==> flow/design.v <==
module matvec_mul #(
    parameter R=8, C=8, W_X=8, W_K=8,
    localparam DEPTH = $clog2(C),
               W_M = W_X + W_K,
               W_Y = W_M + DEPTH
  )(  
    input  logic clk, cen,
    input  logic signed [R-1:0][C-1:0][W_K-1:0] k,
    input  logic signed        [C-1:0][W_X-1:0] x, 
    output logic signed        [R-1:0][W_Y-1:0] y
  );
  localparam C_PAD = 2**$clog2(C);
  logic signed [W_Y-1:0] tree [R][DEPTH+1][C_PAD];  
  logic signed [C_PAD-1:0][W_X-1:0] x_pad;
  logic signed [R-1:0][C_PAD-1:0][W_K-1:0] k_pad;      
  always_comb begin
    x_pad = '0;
    k_pad = '0;
    for (int i = 0; i < C; i++) begin
      x_pad[i] = x[i];
    end
    for (int i = 0; i < R; i++) begin
      for (int j = 0; j < C; j++) begin
        k_pad[i][j] = k[i][j];
      end
    end
  end
  genvar r, c, d, a;
  for (r=0; r<R; r=r+1) begin
    for (c=0; c<C_PAD; c=c+1)
      always_ff @(posedge clk)   
        if (cen) tree[r][0][c] <= $signed(k_pad[r][c]) * $signed(x_pad[c]);
    for (d=0; d<DEPTH; d=d+1)
      for (a=0; a<C_PAD/2**(d+1); a=a+1)
        always_ff @(posedge clk)   
          if (cen) tree[r][d+1][a] <= tree[r][d][2*a] + tree[r][d][2*a+1];
    assign y[r] = tree[r][DEPTH][0];
  end
endmodule
module axis_matvec_mul #(
    parameter R=8, C=8, W_X=4, W_K=3,
    localparam W_Y = W_X + W_K + $clog2(C)
)(
    input  logic clk, rstn,
    output logic s_axis_kx_tready,
    input  logic s_axis_kx_tvalid,
    input  logic [R*C*W_K + C*W_X -1:0] s_axis_kx_tdata,
    input  logic m_axis_y_tready,
    output logic m_axis_y_tvalid,
    output logic [R*W_Y-1:0] m_axis_y_tdata
);
    typedef enum logic [2:0] {
        IDLE,
        LOAD_DATA,
        COMPUTING,
        RESULT_READY
    } state_t;
    state_t state, next_state;
    logic [R-1:0][C-1:0][W_K-1:0] k_reg;
    logic [C-1:0][W_X-1:0] x_reg;
    logic [R*W_Y-1:0] y_reg;
    logic computing;
    logic [$clog2(C+2)-1:0] compute_counter;
    always_ff @(posedge clk or negedge rstn) begin
        if (!rstn) begin
            state <= IDLE;
        end else begin
            state <= next_state;
        end
    end
    matvec_mul #(
        .R(R), .C(C), .W_X(W_X), .W_K(W_K)
    ) MATVEC (
        .clk(clk),
        .cen(computing),
        .k(k_reg),
        .x(x_reg),
        .y(y_reg)
    );
    always_comb begin
        next_state = state;
        case (state)
            IDLE: 
                if (s_axis_kx_tvalid && s_axis_kx_tready)
                    next_state = LOAD_DATA;
            LOAD_DATA:
                next_state = COMPUTING;
            COMPUTING: 
                if (compute_counter == C+1)
                    next_state = RESULT_READY;
            RESULT_READY:
                if (m_axis_y_tready)
                    next_state = IDLE;
        endcase
    end
    always_ff @(posedge clk or negedge rstn) begin
        if (!rstn) begin
            k_reg <= '0;
            x_reg <= '0;
            computing <= 1'b0;
            compute_counter <= '0;
            m_axis_y_tvalid <= 1'b0;
            m_axis_y_tdata <= '0;
        end else begin
            case (state)
                IDLE: begin
                    compute_counter <= '0;
                    computing <= 1'b0;
                    if (s_axis_kx_tvalid && s_axis_kx_tready) begin
                        for (int r = 0; r < R; r++) begin
                            for (int c = 0; c < C; c++) begin
                                k_reg[r][c] <= s_axis_kx_tdata[(r*C + c)*W_K +: W_K];
                            end
                        end
                        for (int c = 0; c < C; c++) begin
                            x_reg[c] <= s_axis_kx_tdata[R*C*W_K + c*W_X +: W_X];
                        end
                    end
                end
                LOAD_DATA: begin
                    computing <= 1'b1;
                end
                COMPUTING: begin
                    compute_counter <= compute_counter + 1;
                    if (compute_counter == C+1) begin
                        m_axis_y_tdata <= y_reg;
                        m_axis_y_tvalid <= 1'b1;
                        computing <= 1'b0;
                    end
                end
                RESULT_READY: begin
                    if (m_axis_y_tready) begin
                        m_axis_y_tvalid <= 1'b0;
                    end
                end
            endcase
        end
    end
    assign s_axis_kx_tready = (state == IDLE);
endmodule
--- tool output ---
== Tool chain data of axis_matvec_mul ==
Each step is given for the RTL above and for the edited RTL.
Lines under "before" count in the file above, lines under "after" in the edited file.
"change" is "after" less "before", of the values as shown; "relative change" is that difference over "before", in percent.
Operators: Yosys type, input widths -> output width; for muxes data width and select width s.
Cell names lack the library's common part.
A cell with - has no value.
Set-up
  top module: axis_matvec_mul
  clock port: clk
  cell library: sky130hd
  library corner: tt_025C_1v80

== The edit ==
The edit as a unified diff against the file above.
A script made this edit. It changes what the design does and was not meant as an optimisation.
begin of diff
@@ -69,4 +69,5 @@
         end
     end
+    wire [R*W_Y-1:0] y_reg_a, y_reg_b;
     matvec_mul #(
         .R(R), .C(C), .W_X(W_X), .W_K(W_K)
@@ -76,6 +77,9 @@
         .k(k_reg),
         .x(x_reg),
-        .y(y_reg)
+        .y(y_reg_a)
     );
+    matvec_mul #( .R(R), .C(C), .W_X(W_X), .W_K(W_K) ) MATVEC_x (.clk(clk), .cen(~computing),
+        .k(k_reg), .x(x_reg), .y(y_reg_b));
+    assign y_reg = y_reg_a ^ y_reg_b;
     always_comb begin
         next_state = state;
end of diff

== After elaboration ==
Yosys after proc, flatten, opt, wreduce and memory -nomap, before mapping. Print and check cells are not counted.
Word-level totals
  register bits after elaboration: before 1513, after 2713, change +1200, relative change +79.31%
Operators by class
  add/sub/neg operators: before 57, after 113, change +56, relative change +98.25%
  $mul: before 64, after 64, change 0, relative change 0.00%
  equality and inequality tests: before 7, after 7, change 0, relative change 0.00%
  multiplexer cells: before 10, after 10, change 0, relative change 0.00%
  bitwise gates (word level): before 0, after 1, change +1
  reduce/logical cells: before 11, after 11, change 0, relative change 0.00%
Operators by type and width
  $add 10x10->10: before 56, after 112, change +56, relative change +100.00%
  $xor 80x80->80: before 0, after 1, change +1
  $mul 3x4->7: before 64, after 64, change 0, relative change 0.00%
  $mux 1: before 3, after 3, change 0, relative change 0.00%
  $mux 3: before 3, after 3, change 0, relative change 0.00%
  $ne 2x2->1 const B: before 3, after 3, change 0, relative change 0.00%
  $reduce_and 2->1: before 3, after 3, change 0, relative change 0.00%
  $eq 3x2->1 const B: before 2, after 2, change 0, relative change 0.00%
  $reduce_bool 2->1: before 2, after 2, change 0, relative change 0.00%
  $add 4x1->4 const B: before 1, after 1, change 0, relative change 0.00%
  $eq 3x1->1 const B: before 1, after 1, change 0, relative change 0.00%
  $eq 4x4->1 const B: before 1, after 1, change 0, relative change 0.00%
  $logic_and 1x1->1: before 1, after 1, change 0, relative change 0.00%
  $logic_not 3->1: before 1, after 1, change 0, relative change 0.00%
  $pmux 1 s2: before 1, after 1, change 0, relative change 0.00%
  $pmux 1 s3: before 1, after 1, change 0, relative change 0.00%
  $pmux 3 s4: before 1, after 1, change 0, relative change 0.00%
  $pmux 4 s2: before 1, after 1, change 0, relative change 0.00%
  $reduce_and 3->1: before 1, after 1, change 0, relative change 0.00%
  $reduce_and 4->1: before 1, after 1, change 0, relative change 0.00%
  $reduce_bool 3->1: before 1, after 1, change 0, relative change 0.00%
  $reduce_bool 4->1: before 1, after 1, change 0, relative change 0.00%

== Depth ==
Depth = most cells in a row (Yosys ltp): at word level without a register or memory, in the mapped netlist without a sequential cell, where the memories' decode and read muxes count.
Depth
  word-level depth: before 4, after 4, change 0, relative change 0.00%
  ABC_AREA: before 0, after 0
  depth in mapped cells: before 11, after 11, change 0, relative change 0.00%
  depth with buffers taken out: before 9, after 9, change 0, relative change 0.00%

== Netlist ==
Source: synth_stat.txt of the flow (Yosys; design flattened, memories mapped). It holds for the ABC_AREA given above (unset counts as 0); a run with the other value may have another netlist.
Cell types
  edfxtp_1: before 1008, after 2016, change +1008, relative change +100.00%
  ha_1: before 971, after 1410, change +439, relative change +45.21%
  xnor2_1: before 475, after 779, change +304, relative change +64.00%
  inv_1: before 656, after 956, change +300, relative change +45.73%
  nor2_1: before 323, after 551, change +228, relative change +70.59%
  nand2_1: before 346, after 560, change +214, relative change +61.85%
  a21oi_1: before 323, after 514, change +191, relative change +59.13%
  o21ai_0: before 166, after 321, change +155, relative change +93.37%
  nand3_1: before 104, after 210, change +106, relative change +101.92%
  a21o_1: before 172, after 276, change +104, relative change +60.47%
  nor2b_1: before 161, after 262, change +101, relative change +62.73%
  xor2_1: before 156, after 239, change +83, relative change +53.21%
  mux2_2: before 296, after 220, change -76, relative change -25.68%
  nor3_1: before 59, after 135, change +76, relative change +128.81%
  fa_1: before 324, after 383, change +59, relative change +18.21%
  o21ai_1: before 7, after 65, change +58, relative change +828.57%
  o21a_1: before 48, after 99, change +51, relative change +106.25%
  o41ai_1: before 47, after 98, change +51, relative change +108.51%
The list need not be complete.
Synthesis totals
  cell count: before 6836, after 10544, change +3708, relative change +54.24%
  cell area after synthesis (um^2): before 82781.9, after 132363.2, change +49581.3, relative change +59.89%
  sequential part of the area (um^2): before 38127.8, after 68396.8, change +30269.0, relative change +79.39%
  mapped flip-flops: before 1322, after 2330, change +1008, relative change +76.25%
By module: a second synthesis without flattening, with its own total; a netlist apart from the flattened one above.
Second synthesis, totals
  cells (unflattened synthesis): before 6853, after 13189, change +6336, relative change +92.46%
  area (unflattened synthesis) (um^2): before 83358.7, after 155550.4, change +72191.7, relative change +86.60%
Each row is one instance without its submodules.
Modules, before
  matvec_mul: times used 1, cells 6168, area 71277.1 um^2, sequential area 30269.0 um^2
  axis_matvec_mul: times used 1, cells 685, area 12081.6 um^2, sequential area 7858.8 um^2
Modules, after
  matvec_mul: times used 2, cells 6167, area 71322.2 um^2, sequential area 30269.0 um^2
  axis_matvec_mul: times used 1, cells 855, area 12906.1 um^2, sequential area 7858.8 um^2

== Timing after synthesis ==
Path of least setup slack by OpenSTA after synthesis, without wires, with an ideal clock, recovery checks aside; 20% of the period is set as input and as output delay. Where synthesis merged equal registers, the netlist keeps one of their names.
Path post-synthesis
  path type: before register -> register, after register -> register
  start point: before reg (no name shown), after reg computing
  end point: before reg computing, after reg MATVEC_x.tree
  clock period (ns): before 8.0, after 8.0, change 0.0, relative change 0.00%
  setup time (ns): before 0.177, after 0.228, change +0.051
  launch time at the first pin (ns): before 0.000, after 0.000, change 0.000
  arrival time (ns): before 22.421, after 139.652, change +117.231, relative change +522.86%
  required time (ns): before 7.823, after 7.772, change -0.051, relative change -0.65%
  slack (ns): before -14.598, after -131.879, change -117.281
  delay of the path (ns): before 22.598, after 139.880, change +117.282, relative change +518.99%
  driving pins on the path: before 3, after 2, change -1, relative change -33.33%
  synthesis period reached (ns): before 22.598, after 139.879, change +117.281, relative change +518.99%
"delay of the path" is the arrival time less input delay plus setup time.
"driving pins on the path": output pins that drive a net of the path, with the launching flip-flop's if there is one; two outputs of one cell count as two.
"synthesis period reached" = period - worst setup slack (recovery checks aside). The figure is calculated, with input and output delays left at 20% of the set period.
An end named without its bit number is one bit of that signal or, where synthesis recoded a state register, one of its new flip-flops.
At most two assigning lines are given for a register; there are more.
On the way, post-synthesis, before
  cell sequence: dfrtp_1 > a21oi_1 > o221ai_1
Ends and longest elaborated chain, post-synthesis, before
  to (assign): RTL line 100  | computing <= 1'b0;
  to (assign): RTL line 108  | computing <= 1'b0;
  to (decl): RTL line 62  | logic computing;
before: Chain of elaborated cells between the ends: none given.
On the way, post-synthesis, after
  cell sequence: dfrtp_1 > inv_1
  cells in the longest elaborated chain: 0
Ends and longest elaborated chain, post-synthesis, after
  from (decl): RTL line 62  | logic computing;
  from (assign): RTL line 104  | computing <= 1'b0;
  from (assign): RTL line 112  | computing <= 1'b0;
  to (assign): RTL line 32  | if (cen) tree[r][0][c] <= $signed(k_pad[r][c]) * $signed(x_pad[c]);
  to (decl): RTL line 13  | logic signed [W_Y-1:0] tree [R][DEPTH+1][C_PAD];

== Worst path after layout ==
Path of least setup slack in the final report of each run of set A (OpenROAD, finished layout, wires in). Where an end is a register, its clock arrival counts in the times.
Path after layout
  path type: before register -> register, after register -> register
  start point: before reg x_reg, after reg x_reg
  end point: before reg MATVEC.tree, after reg MATVEC_x.tree
  clock period (ns): before 3.67, after 3.67, change 0.00, relative change 0.00%
  setup time (ns): before 0.25, after 0.25, change 0.00
  launch time at the first pin (ns): before 0.79, after 0.88, change +0.09, relative change +11.39%
  arrival time (ns): before 3.71, after 3.96, change +0.25, relative change +6.74%
  required time (ns): before 4.22, after 4.33, change +0.11, relative change +2.61%
  slack (ns): before 0.51, after 0.37, change -0.14
  driving pins on the path: before 10, after 8, change -2, relative change -20.00%
An end named without its bit number is one bit of that signal or, where synthesis recoded a state register, one of its new flip-flops.
The rows between start and end are the longest chain of elaborated cells between them; the timing report does not say that the signal goes this way. Where chains are equally long, one stands for them.
Each line given opens the expression or statement behind the cell; cells for indexed reads and writes are added by Yosys, which also makes memories of some case tables.
On the way, after layout, before
  cell sequence: dfrtp_1 > buf_4 > nand2_1 > fa_1 > inv_1 > fa_1 > ha_1 > a21o_1 > a21oi_1 > xnor2_1
  cells in the longest elaborated chain: 1
Ends and longest elaborated chain, after layout, before
  from (decl): RTL line 60  | logic [C-1:0][W_X-1:0] x_reg;
  from (assign): RTL line 99  | x_reg <= '0;
  from (assign): RTL line 116  | x_reg[c] <= s_axis_kx_tdata[R*C*W_K + c*W_X +: W_X];
  $mul 3x4->7: RTL line 32  | if (cen) tree[r][0][c] <= $signed(k_pad[r][c]) * $signed(x_pad[c]);
  to (assign): RTL line 32
  to (decl): RTL line 13  | logic signed [W_Y-1:0] tree [R][DEPTH+1][C_PAD];
On the way, after layout, after
  cell sequence: dfrtp_2 > buf_4 > nor2b_1 > fa_1 > ha_1 > ha_1 > fa_1 > xor2_1
  cells in the longest elaborated chain: 1
Ends and longest elaborated chain, after layout, after
  from (decl): RTL line 60  | logic [C-1:0][W_X-1:0] x_reg;
  from (assign): RTL line 103  | x_reg <= '0;
  $mul 3x4->7: RTL line 32  | if (cen) tree[r][0][c] <= $signed(k_pad[r][c]) * $signed(x_pad[c]);
  to (assign): RTL line 32
  to (decl): RTL line 13  | logic signed [W_Y-1:0] tree [R][DEPTH+1][C_PAD];

== Flow runs ==
Both versions went through the flow (Yosys, OpenROAD) with the same settings in each pair. Constraints: input delay and output delay 20% of the set period each, output load 0.01 pF.
Flow settings, set A
  CORE_UTILIZATION: 40
  period_ns: 3.67
  CAP_MARGIN: 20
  CORE_MARGIN: 2
  SLEW_MARGIN: 20
Results, set A
  Yosys chip area after synthesis (um^2): before 82781.9, after 132363.2, change +49581.3, relative change +59.89%
  full die area (um^2): before 210608.0, after 335525.0, change +124917.0, relative change +59.31%
  utilization in the final report (%): before 46.5, after 45.9, change -0.6
  worst slack on setup checks (ns): before 0.508, after 0.367, change -0.141
  clock period reached (ns): before 3.162, after 3.303, change +0.141, relative change +4.46%
Flow settings, set B
  ABC_AREA: 1
  CAP_MARGIN: 30
  CELL_PAD_IN_SITES_GLOBAL_PLACEMENT: 3
  CORE_UTILIZATION: 15
  CTS_CLUSTER_SIZE: 100
  MIN_ROUTING_LAYER: met1
  PLACE_DENSITY_LB_ADDON: 0.27
  SETUP_SLACK_MARGIN: 0.03
  period_ns: 3.46
  CORE_MARGIN: 2
  SLEW_MARGIN: 20
Results, set B
  Yosys chip area after synthesis (um^2): before 85549.5, after 137431.8, change +51882.3, relative change +60.65%
  full die area (um^2): before 576385.0, after 923886.0, change +347501.0, relative change +60.29%
  utilization in the final report (%): before 18.6, after 18.4, change -0.2
  worst slack on setup checks (ns): before 0.427, after 0.299, change -0.128
  clock period reached (ns): before 3.033, after 3.161, change +0.128, relative change +4.22%
"clock period reached": clock period set for the run, less the worst setup slack. It is reckoned from that one timing run; input and output delays stay at 20% of the period that was set.
--- end ---
